==> flow/design.v <==
module rad4_exact(
    input [31:0] x,
    input [10:0] y,
    output [31:0] p
    );
    wire [2:0] sign_factor;
    wire [32:0] PP_2;
    wire [32:0] PP_1;
    wire [32:0] PP_0;
    wire [2:0] tmp1;
    wire [2:0] tmp0;
    assign tmp1 = {y[10],y[10:9]}; 
    assign tmp0 = {y[1:0],1'b0};
    rad4_BE2 PP2_gen(
        .x1(tmp1),
        .y(x),
        .sign_factor(sign_factor[2]),
        .PP(PP_2)
        );
    rad4_BE2 PP1_gen(
        .x1(y[3:1]),
        .y(x),
        .sign_factor(sign_factor[1]),
        .PP(PP_1)
        );
    rad4_BE2 PP0_gen(
        .x1(tmp0),
        .y(x),
        .sign_factor(sign_factor[0]),
        .PP(PP_0)
        );
    PP_add2 Final(
        .sign_factor(sign_factor),
        .PP_2(PP_2),
        .PP_1(PP_1),
        .PP_0(PP_0),
        .p(p)
        );
endmodule
module rad4_BE2(
    input [2:0] x1,
    input [31:0] y,
    output sign_factor,
    output [32:0] PP
    );
    wire one, two, sign;
    code2 encode2_block(
        .one(one),
        .two(two),
        .sign(sign),
        .y2(x1[2]),
        .y1(x1[1]),
        .y0(x1[0])
        );
    wire [32:0] tmp1_pp; 
    assign tmp1_pp = {y[31],y};  
    wire [33:0] out1;
    assign out1[0] = sign;
    genvar i;
    generate
        for ( i = 0; i < 33; i = i+1 )
            begin : pp_rad4_first 
            product2 pp_pr(tmp1_pp[i],out1[i],one,two,sign,PP[i],out1[i+1]);
            end
    endgenerate
    assign sign_factor = sign;
endmodule
module code2(one,two,sign,y2,y1,y0);  
	input y2,y1,y0;                     
	output one,two,sign;                
	wire [1:0]k;                        
	xor x1(one,y0,y1);                  
	xor x2(k[1],y2,y1);                 
	not n1(k[0],one);                   
	and a1(two,k[0],k[1]);              
	assign sign=y2;                     
endmodule   
module product2(x1,x0,one,two,sign,p,i);
	input x1,x0,sign,one,two;
	output p,i;
	wire [1:0] k;
	xor xo1(i,x1,sign);
	and a1(k[1],i,one);
	and a0(k[0],x0,two);
	or o1(p,k[1],k[0]);
endmodule
module sgn_gen2(one,two,sign,sign_factor);
    input sign,one,two;
    output sign_factor;
    wire k;
    or o1(k,one,two);
    and a1(sign_factor,sign,k);
endmodule
module PP_add2(
    input [2:0] sign_factor,
    input [32:0] PP_2,
    input [32:0] PP_1,
    input [32:0] PP_0,
    output [31:0] p
    );
    wire [2:0] E_MSB;
    assign E_MSB[0] = ~ PP_0[32];
    assign E_MSB[1] = ~ PP_1[32];
    assign E_MSB[2] = ~ PP_2[32];
    wire [36:0] sum00_FA;
    wire [36:0] carry00_FA;
    wire [36:0] tmp001_FA;
    wire [36:0] tmp002_FA;
    wire [36:0] tmp003_FA;
    assign tmp001_FA = {E_MSB[0],{3{PP_0[32]}},PP_0};
    assign tmp002_FA = {E_MSB[1],PP_1[32],PP_1,sign_factor[2],sign_factor[0]};
    assign tmp003_FA = {PP_2[26:0],{7{sign_factor[2]}},sign_factor[2],{2{sign_factor[2]}}};
    genvar i001;
    generate
        for (i001 = 0; i001 < 37; i001 = i001 + 1)
            begin : pp_FAd200
            FAd2 pp_FAd2(tmp001_FA[i001],tmp002_FA[i001], tmp003_FA[i001], carry00_FA[i001],sum00_FA[i001]);
            end
    endgenerate
    wire [4:0] sum00_HA;
    wire [4:0] carry00_HA;
    wire [4:0] tmp001_HA;
    wire [4:0] tmp002_HA;
    assign tmp001_HA = {5{1'b1}};
    assign tmp002_HA = {PP_2[31:27]};
    genvar i002;
    generate
        for (i002 = 0; i002 < 5; i002 = i002 + 1)
            begin : pp_HAd200
            HAd2 pp_HAd2(tmp001_HA[i002],tmp002_HA[i002],carry00_HA[i002],sum00_HA[i002]);
            end
    endgenerate
    wire [41:0] tmp_sum;
    wire [41:0] tmp_add1;
    wire [41:0] tmp_add2;
    assign tmp_add1 = {sum00_HA[5:0],sum00_FA};
    assign tmp_add2 = {carry00_HA[4:0],carry00_FA,sign_factor[2]}; 
    assign tmp_sum = tmp_add1 + tmp_add2;
    assign p = tmp_sum[41:10];
endmodule
module FAd2(a,b,c,cy,sm);
	input a,b,c;
	output cy,sm;
	wire x,y,z;
	xor x1(x,a,b);
	xor x2(sm,x,c);
	and a1(y,a,b);
	and a2(z,x,c);
	or o1(cy,y,z);
endmodule 
module HAd2(a,b,cy,sm);
	input a,b;
	output cy,sm;
	xor x1(sm,a,b);
	and a1(cy,a,b);
endmodule 
module rad4_odd(
    input [31:0] x,
    input [10:0] y,
    output [31:0] p
    );
    wire [2:0] sign_factor;
    wire [32:0] PP_2;
    wire [32:0] PP_1;
    wire [32:0] PP_0;
    wire [2:0] tmp;
    assign tmp = {y[6:5],1'b0};
    rad4_BE PP2_gen(
        .x1(y[10:8]),
        .y(x),
        .sign_factor(sign_factor[2]),
        .PP(PP_2)
        );
    rad4_BE PP1_gen(
        .x1(y[4:2]),
        .y(x),
        .sign_factor(sign_factor[1]),
        .PP(PP_1)
        );
    rad4_BE PP0_gen(
        .x1(y[2:0]),
        .y(x),
        .sign_factor(sign_factor[0]),
        .PP(PP_0)
        );
    PP_add Final(
        .sign_factor(sign_factor),
        .PP_2(PP_2),
        .PP_1(PP_1),
        .PP_0(PP_0),
        .p(p)
        );
endmodule
module rad4_BE(
    input [2:0] x1,
    input [31:0] y,
    output sign_factor,
    output [32:0] PP
    );
    wire one, two, sign;
    code encode_block(
        .one(one),
        .two(two),
        .sign(sign),
        .y2(x1[2]),
        .y1(x1[1]),
        .y0(x1[0])
        );
    wire [32:0] tmp1_pp; 
    assign tmp1_pp = {y[31],y};  
    wire [33:0] out1;
    assign out1[0] = sign;
    genvar i;
    generate
        for ( i = 0; i < 33; i = i+1 )
            begin : pp_rad4_first 
            product pp_pr(tmp1_pp[i],out1[i],one,two,sign,PP[i],out1[i+1]);
            end
    endgenerate
    sgn_gen sign_gen(one,two,sign,sign_factor);
endmodule
module code(one,two,sign,y2,y1,y0);  
	input y2,y1,y0;                     
	output one,two,sign;                
	wire [1:0]k;                        
	xor x1(one,y0,y1);                  
	xor x2(k[1],y2,y1);                 
	not n1(k[0],one);                   
	and a1(two,k[0],k[1]);              
	assign sign=y2;                     
endmodule   
module product(x1,x0,one,two,sign,p,i);
	input x1,x0,sign,one,two;
	output p,i;
	wire [1:0] k;
	xor xo1(i,x1,sign);
	and a1(k[1],i,one);
	and a0(k[0],x0,two);
	or o1(p,k[1],k[0]);
endmodule
module sgn_gen(one,two,sign,sign_factor);
    input sign,one,two;
    output sign_factor;
    wire k;
    or o1(k,one,two);
    and a1(sign_factor,sign,k);
endmodule
module PP_add(
    input [2:0] sign_factor,
    input [32:0] PP_2,
    input [32:0] PP_1,
    input [32:0] PP_0,
    output [31:0] p
    );
    wire [2:0] E_MSB;
    assign E_MSB[0] = ~ PP_0[32];
    assign E_MSB[1] = ~ PP_1[32];
    assign E_MSB[2] = ~ PP_2[32];
    wire [36:0] sum00_FA;
    wire [36:0] carry00_FA;
    wire [36:0] tmp001_FA;
    wire [36:0] tmp002_FA;
    wire [36:0] tmp003_FA;
    assign tmp001_FA = {E_MSB[0],{3{PP_0[32]}},PP_0};
    assign tmp002_FA = {E_MSB[1],PP_1[32],PP_1,sign_factor[2],sign_factor[0]};
    assign tmp003_FA = {PP_2[28:0],{5{sign_factor[2]}},sign_factor[2],{2{sign_factor[2]}}};
    genvar i001;
    generate
        for (i001 = 0; i001 < 37; i001 = i001 + 1)
            begin : pp_fad00
            FAd pp_fad(tmp001_FA[i001],tmp002_FA[i001], tmp003_FA[i001], carry00_FA[i001],sum00_FA[i001]);
            end
    endgenerate
    wire [4:0] sum00_HA;
    wire [4:0] carry00_HA;
    wire [4:0] tmp001_HA;
    wire [4:0] tmp002_HA;
    assign tmp001_HA = {5{1'b1}};
    assign tmp002_HA = {PP_2[32],PP_2[32:29]};
    genvar i002;
    generate
        for (i002 = 0; i002 < 5; i002 = i002 + 1)
            begin : pp_had00
            HAd pp_had(tmp001_HA[i002],tmp002_HA[i002],carry00_HA[i002],sum00_HA[i002]);
            end
    endgenerate
    wire [41:0] tmp_sum;
    wire [41:0] tmp_add1;
    wire [41:0] tmp_add2;
    assign tmp_add1 = {sum00_HA[4:0],sum00_FA,1'b0};  
    assign tmp_add2 = {carry00_HA[3:0],carry00_FA,1'b0,1'b0};  
    assign tmp_sum = tmp_add1 + tmp_add2;
    assign p = tmp_sum[41:10];
endmodule
module FAd(a,b,c,cy,sm);
	input a,b,c;
	output cy,sm;
	wire x,y,z;
	xor x1(x,a,b);
	xor x2(sm,x,c);
	and a1(y,a,b);
	and a2(z,x,c);
	or o1(cy,y,z);
endmodule 
module HAd(a,b,cy,sm);
	input a,b;
	output cy,sm;
	xor x1(sm,a,b);
	and a1(cy,a,b);
endmodule 
module rad4_odd_trunc(
    input [31:0] x,
    input [10:0] y,
    output [31:0] p
    );
    wire [2:0] sign_factor;
    wire [32:0] PP_2;
    wire [32:0] PP_1;
    wire [32:0] PP_0;
    wire [2:0] tmp;
    assign tmp = {y[6:5],1'b0};
    rad4_BE5 PP2_gen(
        .x1(y[10:8]),
        .y(x),
        .sign_factor(sign_factor[2]),
        .PP(PP_2)
        );
    rad4_BE5 PP1_gen(
        .x1(y[8:6]),
        .y(x),
        .sign_factor(sign_factor[1]),
        .PP(PP_1)
        );
    rad4_BE5 PP0_gen(
        .x1(tmp),
        .y(x),
        .sign_factor(sign_factor[0]),
        .PP(PP_0)
        );
    PP_add5 Final(
        .sign_factor(sign_factor),
        .PP_2(PP_2),
        .PP_1(PP_1),
        .PP_0(PP_0),
        .p(p)
        );
endmodule
module rad4_BE5(
    input [2:0] x1,
    input [31:0] y,
    output sign_factor,
    output [32:0] PP
    );
    wire one, two, sign;
    code5 encode5_block(
        .one(one),
        .two(two),
        .sign(sign),
        .y2(x1[2]),
        .y1(x1[1]),
        .y0(x1[0])
        );
    wire [32:0] tmp1_pp; 
    assign tmp1_pp = {y[31],y};  
    wire [33:0] out1;
    assign out1[0] = sign;
    genvar i;
    generate
        for ( i = 0; i < 33; i = i+1 )
            begin : pp_rad4_first 
            product5 pp_pr(tmp1_pp[i],out1[i],one,two,sign,PP[i],out1[i+1]);
            end
    endgenerate
    sgn_gen5 sign_gen(one,two,sign,sign_factor);
endmodule
module code5(one,two,sign,y2,y1,y0);  
	input y2,y1,y0;                     
	output one,two,sign;                
	wire [1:0]k;                        
	xor x1(one,y0,y1);                  
	xor x2(k[1],y2,y1);                 
	not n1(k[0],one);                   
	and a1(two,k[0],k[1]);              
	assign sign=y2;                     
endmodule   
module product5(x1,x0,one,two,sign,p,i);
	input x1,x0,sign,one,two;
	output p,i;
	wire [1:0] k;
	xor xo1(i,x1,sign);
	and a1(k[1],i,one);
	and a0(k[0],x0,two);
	or o1(p,k[1],k[0]);
endmodule
module sgn_gen5(one,two,sign,sign_factor);
    input sign,one,two;
    output sign_factor;
    wire k;
    or o1(k,one,two);
    and a1(sign_factor,sign,k);
endmodule
module PP_add5(
    input [2:0] sign_factor,
    input [32:0] PP_2,
    input [32:0] PP_1,
    input [32:0] PP_0,
    output [31:0] p
    );
    wire [34:0] sum00_FA;
    wire [34:0] carry00_FA;
    wire [34:0] tmp001_FA;
    wire [34:0] tmp002_FA;
    wire [34:0] tmp003_FA;
    assign tmp001_FA = {{5{PP_0[32]}},PP_0[32:4],PP_0[2]};
    assign tmp002_FA = {{3{PP_1[32]}},PP_1[32:2],PP_1[0]};
    assign tmp003_FA = {PP_2[32],PP_2,sign_factor[1]};
    genvar i001;
    generate
        for (i001 = 0; i001 < 35; i001 = i001 + 1)
            begin : pp_FAd500
            FAd5 pp_FAd5(tmp001_FA[i001],tmp002_FA[i001], tmp003_FA[i001], carry00_FA[i001],sum00_FA[i001]);
            end
    endgenerate
    wire sum00_HA;
    wire carry00_HA;
    HAd5 pp_HAd500(PP_0[3],PP_1[1],carry00_HA,sum00_HA);
    wire sum10_FA;
    wire carry10_FA;
    FAd5 pp_FAd510(sum00_FA[1],carry00_HA,sign_factor[2],carry10_FA,sum10_FA);
    wire [32:0] sum10_HA;
    wire [32:0] carry10_HA;
    wire [32:0] tmp011_HA;
    wire [32:0] tmp012_HA;
    assign tmp011_HA = {sum00_FA[34:2]};
    assign tmp012_HA = {carry00_FA[33:1]};
    genvar i002;
    generate
        for (i002 = 0; i002 < 33; i002 = i002 + 1)
            begin : pp_HAd510
            HAd5 pp_FAd5(tmp011_HA[i002],tmp012_HA[i002], carry10_HA[i002],sum10_HA[i002]);
            end
    endgenerate
    wire [42:0] tmp_sum;
    wire [42:0] tmp_add1;
    wire [42:0] tmp_add2;
    assign tmp_add1 = {sum10_HA,sum10_FA,sum00_HA,sum00_FA[0],PP_0[1:0],5'b0};
    assign tmp_add2 = {carry10_HA[31:0],carry10_FA,1'b0,carry00_FA[0],2'b0,sign_factor[0],5'b0}; 
    assign tmp_sum = tmp_add1 + tmp_add2;
    assign p = {tmp_sum[41:10]};
endmodule
module FAd5(a,b,c,cy,sm);
	input a,b,c;
	output cy,sm;
	wire x,y,z;
	xor x1(x,a,b);
	xor x2(sm,x,c);
	and a1(y,a,b);
	and a2(z,x,c);
	or o1(cy,y,z);
endmodule 
module HAd5(a,b,cy,sm);
	input a,b;
	output cy,sm;
	xor x1(sm,a,b);
	and a1(cy,a,b);
endmodule 
module rad4_odd_trunc1(
    input [31:0] x,
    input [10:0] y,
    output [31:0] p
    );
    wire [2:0] sign_factor;
    wire [32:0] PP_2;
    wire [32:0] PP_1;
    wire [32:0] PP_0;
    wire [2:0] tmp;
    assign tmp = {y[6:5],1'b0};
    rad4_BE4 PP2_gen(
        .x1(y[10:8]),
        .y(x),
        .sign_factor(sign_factor[2]),
        .PP(PP_2)
        );
    rad4_BE4 PP1_gen(
        .x1(y[8:6]),
        .y(x),
        .sign_factor(sign_factor[1]),
        .PP(PP_1)
        );
    rad4_BE4 PP0_gen(
        .x1(tmp),
        .y(x),
        .sign_factor(sign_factor[0]),
        .PP(PP_0)
        );
    PP_add4 Final(
        .sign_factor(sign_factor),
        .PP_2(PP_2),
        .PP_1(PP_1),
        .PP_0(PP_0),
        .p(p)
        );
endmodule
module rad4_BE4(
    input [2:0] x1,
    input [31:0] y,
    output sign_factor,
    output [32:0] PP
    );
    wire one, two, sign;
    code4 encode4_block(
        .one(one),
        .two(two),
        .sign(sign),
        .y2(x1[2]),
        .y1(x1[1]),
        .y0(x1[0])
        );
    wire [32:0] tmp1_pp; 
    assign tmp1_pp = {y[31],y};  
    wire [33:0] out1;
    assign out1[0] = sign;
    genvar i;
    generate
        for ( i = 0; i < 33; i = i+1 )
            begin : pp_rad4_first 
            product4 pp_pr(tmp1_pp[i],out1[i],one,two,sign,PP[i],out1[i+1]);
            end
    endgenerate
    sgn_gen4 sign_gen(one,two,sign,sign_factor);
endmodule
module code4(one,two,sign,y2,y1,y0);  
	input y2,y1,y0;                     
	output one,two,sign;                
	wire [1:0]k;                        
	xor x1(one,y0,y1);                  
	xor x2(k[1],y2,y1);                 
	not n1(k[0],one);                   
	and a1(two,k[0],k[1]);              
	assign sign=y2;                     
endmodule   
module product4(x1,x0,one,two,sign,p,i);
	input x1,x0,sign,one,two;
	output p,i;
	wire [1:0] k;
	xor xo1(i,x1,sign);
	and a1(k[1],i,one);
	and a0(k[0],x0,two);
	or o1(p,k[1],k[0]);
endmodule
module sgn_gen4(one,two,sign,sign_factor);
    input sign,one,two;
    output sign_factor;
    wire k;
    or o1(k,one,two);
    and a1(sign_factor,sign,k);
endmodule
module PP_add4(
    input [2:0] sign_factor,
    input [32:0] PP_2,
    input [32:0] PP_1,
    input [32:0] PP_0,
    output [31:0] p
    );
    wire [34:0] sum00_FA;
    wire [34:0] carry00_FA;
    wire [34:0] tmp001_FA;
    wire [34:0] tmp002_FA;
    wire [34:0] tmp003_FA;
    assign tmp001_FA = {{5{PP_0[32]}},PP_0[32:4],PP_0[2]};
    assign tmp002_FA = {{3{PP_1[32]}},PP_1[32:2],PP_1[0]};
    assign tmp003_FA = {PP_2[32],PP_2,sign_factor[1]};
    genvar i001;
    generate
        for (i001 = 0; i001 < 35; i001 = i001 + 1)
            begin : pp_FAd400
            FAd4 pp_FAd4(tmp001_FA[i001],tmp002_FA[i001], tmp003_FA[i001], carry00_FA[i001],sum00_FA[i001]);
            end
    endgenerate
    wire sum00_HA;
    wire carry00_HA;
    HAd4 pp_HAd400(PP_0[3],PP_1[1],carry00_HA,sum00_HA);
    wire sum10_FA;
    wire carry10_FA;
    FAd4 pp_FAd410(sum00_FA[1],carry00_HA,sign_factor[2],carry10_FA,sum10_FA);
    wire [32:0] sum10_HA;
    wire [32:0] carry10_HA;
    wire [32:0] tmp011_HA;
    wire [32:0] tmp012_HA;
    assign tmp011_HA = {sum00_FA[34:2]};
    assign tmp012_HA = {carry00_FA[33:1]};
    genvar i002;
    generate
        for (i002 = 0; i002 < 33; i002 = i002 + 1)
            begin : pp_HAd410
            HAd4 pp_FAd4(tmp011_HA[i002],tmp012_HA[i002], carry10_HA[i002],sum10_HA[i002]);
            end
    endgenerate
    wire [42:0] tmp_sum;
    wire [42:0] tmp_add1;
    wire [42:0] tmp_add2;
    assign tmp_add1 = {sum10_HA,sum10_FA,sum00_HA,sum00_FA[0],PP_0[1:0],5'b0};
    assign tmp_add2 = {carry10_HA[31:0],carry10_FA,1'b0,carry00_FA[0],2'b0,sign_factor[0],5'b0}; 
    assign tmp_sum = tmp_add1 + tmp_add2;
    assign p = {tmp_sum[41:10]};
endmodule
module FAd4(a,b,c,cy,sm);
	input a,b,c;
	output cy,sm;
	wire x,y,z;
	xor x1(x,a,b);
	xor x2(sm,x,c);
	and a1(y,a,b);
	and a2(z,x,c);
	or o1(cy,y,z);
endmodule 
module HAd4(a,b,cy,sm);
	input a,b;
	output cy,sm;
	xor x1(sm,a,b);
	and a1(cy,a,b);
endmodule 
module fos_exact_v1(
    input [31:0] x_in,
    input [10:0] a1,
    input clk,
    input reset,
    output [31:0] y_out);
    wire signed [31:0] Data_feedforward;
    wire signed [31:0] Data_feedback;
    wire signed [31:0] sum0;
    reg signed  [31:0] Samples_in1; 
    reg signed  [31:0] Samples_in2; 
    reg signed  [31:0] Samples_out; 
    assign Data_feedforward = {Samples_in2}; 
    assign y_out = Samples_in1 - Data_feedforward - Data_feedback; 
    rad4_odd_trunc mult(Samples_out,a1,Data_feedback);
   always @ (posedge clk) 
   if(reset == 1) begin
         Samples_in1 <= 0; 
         Samples_in2 <= 0; 
         Samples_out <= 0; 
      end 
   else begin 
      Samples_in1 <= x_in; 
      Samples_in2 <= Samples_in1; 
      Samples_out <= y_out; 
   end 
endmodule
module fos_exact_v2(
    input [31:0] x_in,
    input [10:0] a1,
    input clk,
    input reset,
    output [31:0] y_out);
    wire signed [31:0] Data_feedforward;
    wire signed [31:0] Data_feedback;
    wire signed [31:0] sum0;
    reg signed  [31:0] Samples_in1; 
    reg signed  [31:0] Samples_in2; 
    reg signed  [31:0] Samples_out; 
    assign Data_feedforward = {Samples_in2}; 
    assign y_out = Samples_in1 - Data_feedforward - Data_feedback; 
    rad4_exact mult(Samples_out,a1,Data_feedback);
   always @ (posedge clk) 
   if(reset == 1) begin
         Samples_in1 <= 0; 
         Samples_in2 <= 0; 
         Samples_out <= 0; 
      end 
   else begin 
      Samples_in1 <= x_in; 
      Samples_in2 <= Samples_in1; 
      Samples_out <= y_out; 
   end 
endmodule
module fos_exact_v3(
    input [31:0] x_in,
    input [10:0] a1,
    input [10:0] b1,
    input clk,
    input reset,
    output [31:0] y_out);
    wire signed [31:0] Data_feedforward;
    wire signed [31:0] Data_feedback;
    wire signed [31:0] sum0;
    reg signed  [31:0] Samples_in1; 
    reg signed  [31:0] Samples_in2; 
    reg signed  [31:0] Samples_out; 
    assign y_out = Samples_in1 + Data_feedforward - Data_feedback; 
    rad4_odd_trunc1 mult(Samples_out,a1,Data_feedback);
    rad4_odd_trunc1 mult1(Samples_in2,b1,Data_feedforward);                     
   always @ (posedge clk) 
   if(reset == 1) begin
         Samples_in1 <= 0; 
         Samples_in2 <= 0; 
         Samples_out <= 0; 
      end 
   else begin 
      Samples_in1 <= x_in; 
      Samples_in2 <= Samples_in1; 
      Samples_out <= y_out; 
   end 
endmodule
module fos_exact_v4(
    input [31:0] x_in,
    input [10:0] a1,
    input clk,
    input reset,
    output [31:0] y_out);
    wire signed [31:0] Data_feedforward;
    wire signed [31:0] Data_feedback;
    wire signed [31:0] sum0;
    reg signed  [31:0] Samples_in1; 
    reg signed  [31:0] Samples_in2; 
    reg signed  [31:0] Samples_out; 
    assign y_out = Samples_in1 - Data_feedback; 
    rad4_odd mult(Samples_out,a1,Data_feedback);
   always @ (posedge clk) 
   if(reset == 1) begin
         Samples_in1 <= 0; 
         Samples_in2 <= 0; 
         Samples_out <= 0; 
      end 
   else begin 
      Samples_in1 <= x_in; 
      Samples_in2 <= Samples_in1; 
      Samples_out <= y_out; 
   end 
endmodule
`timescale 1ns / 10ps
module a_filter_approx(
    input [31:0] x_in,
    input clk,
    input [5:0] reset,
    output [31:0] y_out);
    wire [10:0] a1_1;
    wire [10:0] a1_2;
    wire [10:0] a1_3;
    wire [10:0] a1_4;
    wire [10:0] b1;
    assign a1_1 = -11'sd192;
    assign a1_2 = -11'sd1021;
    assign a1_3 = -11'sd928;
    assign a1_4 = -11'sd1010;
    assign b1 = 11'sd307;
    wire [31:0] y_1;
    wire [31:0] y_2;
    wire [31:0] y_3;
    wire [31:0] y_4;
    wire [31:0] y_5;
    fos_exact_v4 first_stage(x_in,a1_4,clk,reset[0],y_1);
    fos_exact_v3 second_stage(y_1,a1_3,b1,clk,reset[1],y_2);
    fos_exact_v2 third_stage(y_2,a1_2,clk,reset[2],y_3);
    fos_exact_v2 fourth_stage(y_3,a1_2,clk,reset[3],y_4);
    fos_exact_v1 fifth_stage(y_4,a1_1,clk,reset[4],y_5);
    fos_exact_v1 sixth_stage(y_5,a1_1,clk,reset[5],y_out);
endmodule
# Tool chain data of a_filter_approx
# Each step is given for the RTL above and for the edited RTL.
# Lines under "before" count in the file above, lines under "after" in the edited file.
# "change": "after" minus "before" as printed here. "change_rel_pct": 100 x difference / "before".
# The mark n/a stands for no value.
[inputs]
top = "a_filter_approx"
clk_port = "clk"
library = "sky130hd"
corner = "tt_025C_1v80"

# The edit
# Unified diff, file above to edited file.
# A script made this edit. It changes what the design does and was not meant as an optimisation.
# begin of diff
@@ -338,4 +338,5 @@
         .PP(PP_0)
         );
+    wire [31:0] p_0, p_1;
     PP_add5 Final(
         .sign_factor(sign_factor),
@@ -343,6 +344,8 @@
         .PP_1(PP_1),
         .PP_0(PP_0),
-        .p(p)
-        );
+        .p(p_0)
+        );
+    PP_add5 Final_b (.sign_factor(~sign_factor), .PP_2(PP_2), .PP_1(PP_1), .PP_0(PP_0), .p(p_1));
+    assign p = p_0 ^ p_1;
 endmodule
 module rad4_BE5(
# end of diff

# Elaborated design
# Counts by Yosys on the flattened word-level netlist (proc, flatten, opt, wreduce; memories kept). Register bits leave out memories and registers merged into their read ports (data or address); mux counts leave out enables and synchronous resets folded into registers. Print and check cells are left out. Cells with the same type and inputs are merged into one.
[word_totals]
columns = ["element", "before", "after", "change", "change_rel_pct"]
rows = [
  ["ff_bits", 544, 544, 0, 0.00],
  ["in_bits", 39, 39, 0, 0.00],
  ["elab_cells", 1416, 1424, 8, 0.56],
]
[op_classes]
columns = ["element", "before", "after", "change", "change_rel_pct"]
rows = [
  ["add_sub_neg", 18, 20, 2, 11.11],
  ["logic", 1381, 1387, 6, 0.43],
]
[op_table]
columns = ["cell", "before", "after", "change", "change_rel_pct"]
rows = [
  ["1-bit NOT", 250, 252, 2, 0.80],
  ["1-bit bitwise OR", 155, 157, 2, 1.29],
  ["32-bit subtractor", 8, 10, 2, 25.00],
  ["40-bit by 40-bit adder with 41-bit output", 2, 4, 2, 100.00],
  ["32-bit by 31-bit subtractor with 32-bit output", 2, 0, -2, -100.00],
  ["32-bit bitwise XOR", 0, 2, 2, "n/a"],
]
# Unchanged operator kinds not shown: 4.

# Longest topological paths
# Yosys ltp: most cells in a row. Word level: on the elaborated netlist, between registers, memories and ports. Mapped: between sequential cells and ports; inverters and the memories' decode and read muxes count.
[logic_depth]
columns = ["element", "before", "after", "change", "change_rel_pct"]
rows = [
  ["ltp_word", 8, 8, 0, 0.00],
  ["abc_area", "0", "0", "n/a", "n/a"],
  ["depth_mapped", 31, 29, -2, -6.45],
  ["depth_no_buf", 31, 29, -2, -6.45],
]

# Netlist
# Source: synth_stat.txt of the flow (Yosys; design flattened, memories mapped). It holds for the ABC_AREA given above (unset counts as 0); a run with the other value may have another netlist.
[by_type]
columns = ["cell_type", "before", "after", "change", "change_rel_pct"]
rows = [
  ["sky130_fd_sc_hd__xnor2_1", 216, 152, -64, -29.63],
  ["sky130_fd_sc_hd__and2_1", 16, 62, 46, 287.50],
  ["sky130_fd_sc_hd__nor3_1", 60, 102, 42, 70.00],
  ["sky130_fd_sc_hd__a21o_1", 183, 155, -28, -15.30],
  ["sky130_fd_sc_hd__nand2_1", 159, 183, 24, 15.09],
  ["sky130_fd_sc_hd__a21oi_1", 298, 275, -23, -7.72],
  ["sky130_fd_sc_hd__inv_1", 944, 963, 19, 2.01],
  ["sky130_fd_sc_hd__nor2_1", 620, 601, -19, -3.06],
  ["sky130_fd_sc_hd__nand2b_1", 41, 60, 19, 46.34],
  ["sky130_fd_sc_hd__nand4_1", 28, 43, 15, 53.57],
  ["sky130_fd_sc_hd__or3_1", 8, 22, 14, 175.00],
  ["sky130_fd_sc_hd__nor4_1", 5, 18, 13, 260.00],
  ["sky130_fd_sc_hd__a31oi_1", 31, 42, 11, 35.48],
  ["sky130_fd_sc_hd__o311ai_0", 1, 12, 11, 1100.00],
  ["sky130_fd_sc_hd__nand4b_1", 0, 11, 11, "n/a"],
  ["sky130_fd_sc_hd__nand3_1", 60, 70, 10, 16.67],
  ["sky130_fd_sc_hd__o31ai_1", 21, 11, -10, -47.62],
  ["sky130_fd_sc_hd__nor4bb_1", 0, 10, 10, "n/a"],
]
# Unchanged cell types not shown: 16.
# The list need not be complete.
[mapped]
columns = ["element", "before", "after", "change", "change_rel_pct"]
rows = [
  ["cells", 5048, 5218, 170, 3.37],
  ["synth_area_um2", 43758.2, 44769.2, 1011.0, 2.31],
  ["ff_cells", 544, 544, 0, 0.00],
]
# By module: a second synthesis without flattening, with its own total; a netlist apart from the flattened one above.
[unflattened]
columns = ["element", "before", "after", "change", "change_rel_pct"]
rows = [
  ["hier_cells", 6984, 7614, 630, 9.02],
  ["hier_area_um2", 63141.8, 69078.8, 5937.0, 9.40],
]
# Each row is one instance without its submodules.
[by_module_before]
columns = ["module", "instances", "n_cells", "mod_area_um2", "mod_seq_area_um2"]
rows = [
  ["fos_exact_v1", 2, 610, 5600.4, 1921.8],
  ["fos_exact_v2", 2, 597, 5576.6, 1921.8],
  ["fos_exact_v3", 1, 648, 5679.2, 1921.8],
  ["PP_add2", 2, 288, 2085.8, 0.0],
  ["fos_exact_v4", 1, 406, 3535.9, 1281.2],
  ["(name not given)", 198, 2, 17.5, 0.0],
  ["(name not given)", 198, 2, 17.5, 0.0],
  ["(name not given)", 198, 2, 17.5, 0.0],
  ["PP_add4", 2, 195, 1435.1, 0.0],
  ["PP_add5", 2, 195, 1435.1, 0.0],
  ["PP_add", 1, 249, 1844.3, 0.0],
  ["(name not given)", 99, 2, 17.5, 0.0],
  ["FAd2", 74, 1, 20.0, 0.0],
  ["FAd4", 70, 1, 20.0, 0.0],
]
# before: Modules not listed: 22.
[by_module_after]
columns = ["module", "instances", "n_cells", "mod_area_um2", "mod_seq_area_um2"]
rows = [
  ["fos_exact_v2", 2, 625, 5788.1, 1921.8],
  ["fos_exact_v1", 2, 610, 5600.4, 1921.8],
  ["PP_add5", 4, 195, 1435.1, 0.0],
  ["fos_exact_v3", 1, 613, 5396.4, 1921.8],
  ["PP_add2", 2, 288, 2085.8, 0.0],
  ["fos_exact_v4", 1, 419, 3652.3, 1281.2],
  ["(name not given)", 198, 2, 17.5, 0.0],
  ["(name not given)", 198, 2, 17.5, 0.0],
  ["(name not given)", 198, 2, 17.5, 0.0],
  ["PP_add4", 2, 195, 1435.1, 0.0],
  ["FAd5", 140, 1, 20.0, 0.0],
  ["PP_add", 1, 249, 1844.3, 0.0],
  ["(name not given)", 99, 2, 17.5, 0.0],
  ["HAd5", 132, 1, 12.5, 0.0],
]
# after: Modules not listed: 22.

# Timing after synthesis
# Source: OpenSTA report_checks on the synthesized netlist (no wires, ideal clock, input and output delay 20% of the period each), path of least setup slack; recovery checks are left aside. Register names are those of the netlist, which keeps one name where synthesis merged equal registers.
[synth_timing]
columns = ["element", "before", "after", "change", "change_rel_pct"]
rows = [
  ["path_type", "register to output", "register to output", "n/a", "n/a"],
  ["from", "reg sixth_stage.Samples_out[5]", "reg sixth_stage.Samples_out[2]", "n/a", "n/a"],
  ["to", "out y_out[31]", "out y_out[31]", "n/a", "n/a"],
  ["clock_period_ns", 10.0, 10.0, 0.0, 0.00],
  ["out_delay_ns", 2.000, 2.000, 0.000, 0.00],
  ["t_first_pin_ns", 0.000, 0.000, 0.000, "n/a"],
  ["arrival_time_ns", 5.288, 5.667, 0.379, 7.17],
  ["slack_ns", 2.712, 2.333, -0.379, "n/a"],
  ["delay_ns", 5.288, 5.667, 0.379, 7.17],
  ["path_stages", 26, 25, -1, -3.85],
  ["n_path_buf", 0, 0, 0, "n/a"],
  ["period_less_setup_slack_ns", 7.288, 7.667, 0.379, 5.20],
]
# "delay_ns" = arrival - input delay + setup time.
# A path that ends at an output port has no setup time.
# "path_stages": output pins that drive a net of the path, with the launching flip-flop's if there is one; two outputs of one cell count as two.
# "period_less_setup_slack_ns" = period - worst setup slack (recovery checks aside). The figure is calculated, with input and output delays left at 20% of the set period.
# The rows between start and end are the longest chain of elaborated cells between them; the timing report does not say that the signal goes this way. Where chains are equally long, one stands for them.
# A line is the first line of the expression or statement that the cell stems from. Yosys adds cells for indexed reads and writes and turns some case tables into memories.
[synth_between_before]
path_cell_list = "sky130_fd_sc_hd__dfxtp_1 sky130_fd_sc_hd__inv_1 sky130_fd_sc_hd__ha_1 sky130_fd_sc_hd__ha_1 sky130_fd_sc_hd__ha_1 sky130_fd_sc_hd__a21oi_1 sky130_fd_sc_hd__o21ai_1 sky130_fd_sc_hd__o311a_1 sky130_fd_sc_hd__o211ai_1 sky130_fd_sc_hd__a21oi_1 sky130_fd_sc_hd__a21o_1 sky130_fd_sc_hd__a21oi_1 sky130_fd_sc_hd__xnor2_1 sky130_fd_sc_hd__fa_1 sky130_fd_sc_hd__inv_1 sky130_fd_sc_hd__ha_1 sky130_fd_sc_hd__a21o_1 sky130_fd_sc_hd__a21o_1 sky130_fd_sc_hd__a21oi_1 sky130_fd_sc_hd__o21ai_0 sky130_fd_sc_hd__a41oi_1 sky130_fd_sc_hd__inv_1 sky130_fd_sc_hd__a211o_1 sky130_fd_sc_hd__o211ai_1 sky130_fd_sc_hd__a21oi_1 sky130_fd_sc_hd__xnor3_1"
elab_chain_cells = 5
cone_cells = 13
cone_lines = 6
classes_between = "2 x add/sub; 11 x logic"
[synth_lines_before]
columns = ["element", "line", "source"]
rows = [
  ["start, declared", 634, "reg signed  [31:0] Samples_out;"],
  ["start, assigned", 642, "Samples_out <= 0;"],
  ["start, assigned", 647, "Samples_out <= y_out;"],
  ["1-bit NOT", "n/a", ""],
  ["1-bit bitwise XOR", 455, "xor x1(x,a,b);"],
  ["1-bit bitwise XOR", 464, "xor x1(sm,a,b);"],
  ["40-bit by 40-bit adder with 41-bit output", 448, "assign tmp_sum = tmp_add1 + tmp_add2;"],
  ["32-bit by 31-bit subtractor with 32-bit output", 636, "assign y_out = Samples_in1 - Data_feedforward - Data_feedback;"],
  ["end, declared", 736, "output [31:0] y_out);"],
]
[synth_between_after]
path_cell_list = "sky130_fd_sc_hd__dfxtp_1 sky130_fd_sc_hd__inv_1 sky130_fd_sc_hd__ha_1 sky130_fd_sc_hd__ha_1 sky130_fd_sc_hd__nor3b_1 sky130_fd_sc_hd__o21a_1 sky130_fd_sc_hd__maj3_1 sky130_fd_sc_hd__xor2_1 sky130_fd_sc_hd__nor3_1 sky130_fd_sc_hd__inv_1 sky130_fd_sc_hd__nor4_1 sky130_fd_sc_hd__and2_1 sky130_fd_sc_hd__or3b_1 sky130_fd_sc_hd__nor2_1 sky130_fd_sc_hd__fa_1 sky130_fd_sc_hd__inv_1 sky130_fd_sc_hd__ha_1 sky130_fd_sc_hd__a21o_1 sky130_fd_sc_hd__a21oi_1 sky130_fd_sc_hd__o21a_1 sky130_fd_sc_hd__o21ai_1 sky130_fd_sc_hd__a41o_1 sky130_fd_sc_hd__o31a_1 sky130_fd_sc_hd__or4_1 sky130_fd_sc_hd__nand3_1"
elab_chain_cells = 7
cone_cells = 15
cone_lines = 8
classes_between = "3 x add/sub; 12 x logic"
[synth_lines_after]
columns = ["element", "line", "source"]
rows = [
  ["start, declared", 637, "reg signed  [31:0] Samples_out;"],
  ["start, assigned", 645, "Samples_out <= 0;"],
  ["start, assigned", 650, "Samples_out <= y_out;"],
  ["1-bit NOT", "n/a", ""],
  ["1-bit bitwise XOR x2", 458, "xor x1(x,a,b);"],
  ["1-bit NOT", "n/a", ""],
  ["40-bit by 40-bit adder with 41-bit output", 451, "assign tmp_sum = tmp_add1 + tmp_add2;"],
  ["32-bit bitwise XOR", 349, "assign p = p_0 ^ p_1;"],
  ["32-bit subtractor", 639, "assign y_out = Samples_in1 - Data_feedforward - Data_feedback;"],
  ["end, declared", 739, "output [31:0] y_out);"],
]

# Timing after layout
# From the final timing report of the runs of pair A: the path of least setup slack in the routed layout; clock arrival at registers is part of the times.
[layout_timing]
columns = ["element", "before", "after", "change", "change_rel_pct"]
rows = [
  ["path_type", "register to output", "register to output", "n/a", "n/a"],
  ["from", "reg sixth_stage.Samples_out[5]", "reg sixth_stage.Samples_out[7]", "n/a", "n/a"],
  ["to", "out y_out[31]", "out y_out[31]", "n/a", "n/a"],
  ["clock_period_ns", 10.0, 10.0, 0.0, 0.00],
  ["out_delay_ns", 2.00, 2.00, 0.00, 0.00],
  ["t_first_pin_ns", 0.63, 0.65, 0.02, 3.17],
  ["arrival_time_ns", 7.29, 7.41, 0.12, 1.65],
  ["slack_ns", 0.71, 0.59, -0.12, "n/a"],
  ["path_stages", 26, 26, 0, 0.00],
  ["n_path_buf", 1, 1, 0, 0.00],
]
# The rows between start and end are the longest chain of elaborated cells between them; the timing report does not say that the signal goes this way. Where chains are equally long, one stands for them.
[layout_between_before]
path_cell_list = "sky130_fd_sc_hd__dfxtp_1 sky130_fd_sc_hd__inv_1 sky130_fd_sc_hd__ha_1 sky130_fd_sc_hd__ha_1 sky130_fd_sc_hd__ha_1 sky130_fd_sc_hd__nand3_1 sky130_fd_sc_hd__o21ai_0 sky130_fd_sc_hd__a21oi_1 sky130_fd_sc_hd__o31ai_1 sky130_fd_sc_hd__a21oi_1 sky130_fd_sc_hd__a311oi_1 sky130_fd_sc_hd__a21o_1 sky130_fd_sc_hd__a21oi_1 sky130_fd_sc_hd__xor2_1 sky130_fd_sc_hd__fa_1 sky130_fd_sc_hd__ha_1 sky130_fd_sc_hd__a21o_1 sky130_fd_sc_hd__a21oi_1 sky130_fd_sc_hd__o21ai_0 sky130_fd_sc_hd__a41oi_1 sky130_fd_sc_hd__inv_1 sky130_fd_sc_hd__a211o_1 sky130_fd_sc_hd__o211ai_1 sky130_fd_sc_hd__a21oi_1 sky130_fd_sc_hd__xnor3_1 sky130_fd_sc_hd__clkdlybuf4s50_1"
elab_chain_cells = 5
cone_cells = 13
cone_lines = 6
classes_between = "2 x add/sub; 11 x logic"
[layout_lines_before]
columns = ["element", "line", "source"]
rows = [
  ["start, declared", 634, "reg signed  [31:0] Samples_out;"],
  ["start, assigned", 642, "Samples_out <= 0;"],
  ["start, assigned", 647, "Samples_out <= y_out;"],
  ["1-bit NOT", "n/a", ""],
  ["1-bit bitwise XOR", 455, "xor x1(x,a,b);"],
  ["1-bit bitwise XOR", 464, "xor x1(sm,a,b);"],
  ["40-bit by 40-bit adder with 41-bit output", 448, "assign tmp_sum = tmp_add1 + tmp_add2;"],
  ["32-bit by 31-bit subtractor with 32-bit output", 636, "assign y_out = Samples_in1 - Data_feedforward - Data_feedback;"],
  ["end, declared", 736, "output [31:0] y_out);"],
]
[layout_between_after]
path_cell_list = "sky130_fd_sc_hd__dfxtp_1 sky130_fd_sc_hd__inv_1 sky130_fd_sc_hd__ha_1 sky130_fd_sc_hd__ha_1 sky130_fd_sc_hd__ha_1 sky130_fd_sc_hd__nor4bb_1 sky130_fd_sc_hd__nand2b_1 sky130_fd_sc_hd__nand2b_1 sky130_fd_sc_hd__nor3_2 sky130_fd_sc_hd__inv_1 sky130_fd_sc_hd__nor4_1 sky130_fd_sc_hd__and2_1 sky130_fd_sc_hd__or3b_1 sky130_fd_sc_hd__nor2_1 sky130_fd_sc_hd__fa_1 sky130_fd_sc_hd__inv_1 sky130_fd_sc_hd__ha_1 sky130_fd_sc_hd__a21o_1 sky130_fd_sc_hd__a21oi_1 sky130_fd_sc_hd__o21a_1 sky130_fd_sc_hd__o21ai_1 sky130_fd_sc_hd__a41o_1 sky130_fd_sc_hd__o31a_1 sky130_fd_sc_hd__or4_1 sky130_fd_sc_hd__nand3_1 sky130_fd_sc_hd__clkdlybuf4s50_1"
elab_chain_cells = 6
cone_cells = 15
cone_lines = 7
classes_between = "3 x add/sub; 12 x logic"
[layout_lines_after]
columns = ["element", "line", "source"]
rows = [
  ["start, declared", 637, "reg signed  [31:0] Samples_out;"],
  ["start, assigned", 645, "Samples_out <= 0;"],
  ["start, assigned", 650, "Samples_out <= y_out;"],
  ["1-bit NOT", "n/a", ""],
  ["1-bit bitwise XOR", 458, "xor x1(x,a,b);"],
  ["1-bit bitwise XOR", 467, "xor x1(sm,a,b);"],
  ["40-bit by 40-bit adder with 41-bit output", 451, "assign tmp_sum = tmp_add1 + tmp_add2;"],
  ["32-bit bitwise XOR", 349, "assign p = p_0 ^ p_1;"],
  ["32-bit subtractor", 639, "assign y_out = Samples_in1 - Data_feedforward - Data_feedback;"],
  ["end, declared", 739, "output [31:0] y_out);"],
]

# Measured runs
# Both versions went through the flow (Yosys, OpenROAD) with the same settings in each pair. Constraints: input delay and output delay 20% of the set period each, output load 0.01 pF.
[settings_pair_A]
CORE_UTILIZATION = 40
period_ns = 10.0
CAP_MARGIN = 20
CORE_MARGIN = 2
SLEW_MARGIN = 20
[results_pair_A]
columns = ["element", "before", "after", "change", "change_rel_pct"]
rows = [
  ["synth_area_um2", 43758.2, 44769.2, 1011.0, 2.31],
  ["total_die_area_um2", 112058.0, 114616.0, 2558.0, 2.28],
  ["finalCellArea_um2", 48067.4, 49198.4, 1131.0, 2.35],
  ["utilization_frac", 0.442, 0.444, 0.002, "n/a"],
  ["worst_setup_slack_ns", 0.709, 0.594, -0.115, "n/a"],
  ["setup_tns_ns", 0.000, 0.000, 0.000, "n/a"],
  ["holdWs_ns", 0.443, 0.453, 0.010, "n/a"],
  ["period_reached_ns", 9.291, 9.406, 0.115, 1.24],
]
[settings_pair_B]
CAP_MARGIN = 30
CORE_ASPECT_RATIO = 1.41
CORE_UTILIZATION = 56
MIN_ROUTING_LAYER = "met2"
PLACE_DENSITY = 0.62
SLEW_MARGIN = 25
period_ns = 14.7
CORE_MARGIN = 2
[results_pair_B]
columns = ["element", "before", "after", "change", "change_rel_pct"]
rows = [
  ["synth_area_um2", 43758.2, 44769.2, 1011.0, 2.31],
  ["total_die_area_um2", 80425.0, 82256.2, 1831.2, 2.28],
  ["finalCellArea_um2", 47844.6, 48776.8, 932.2, 1.95],
  ["utilization_frac", 0.618, 0.614, -0.004, "n/a"],
  ["worst_setup_slack_ns", 4.320, 3.784, -0.536, "n/a"],
  ["setup_tns_ns", 0.000, 0.000, 0.000, "n/a"],
  ["holdWs_ns", 0.441, 0.455, 0.014, "n/a"],
  ["period_reached_ns", 10.380, 10.916, 0.536, 5.16],
]
# "period_reached_ns" is the run's clock period less its worst setup slack. It is reckoned from that one timing run; input and output delays stay at 20% of the period that was set.
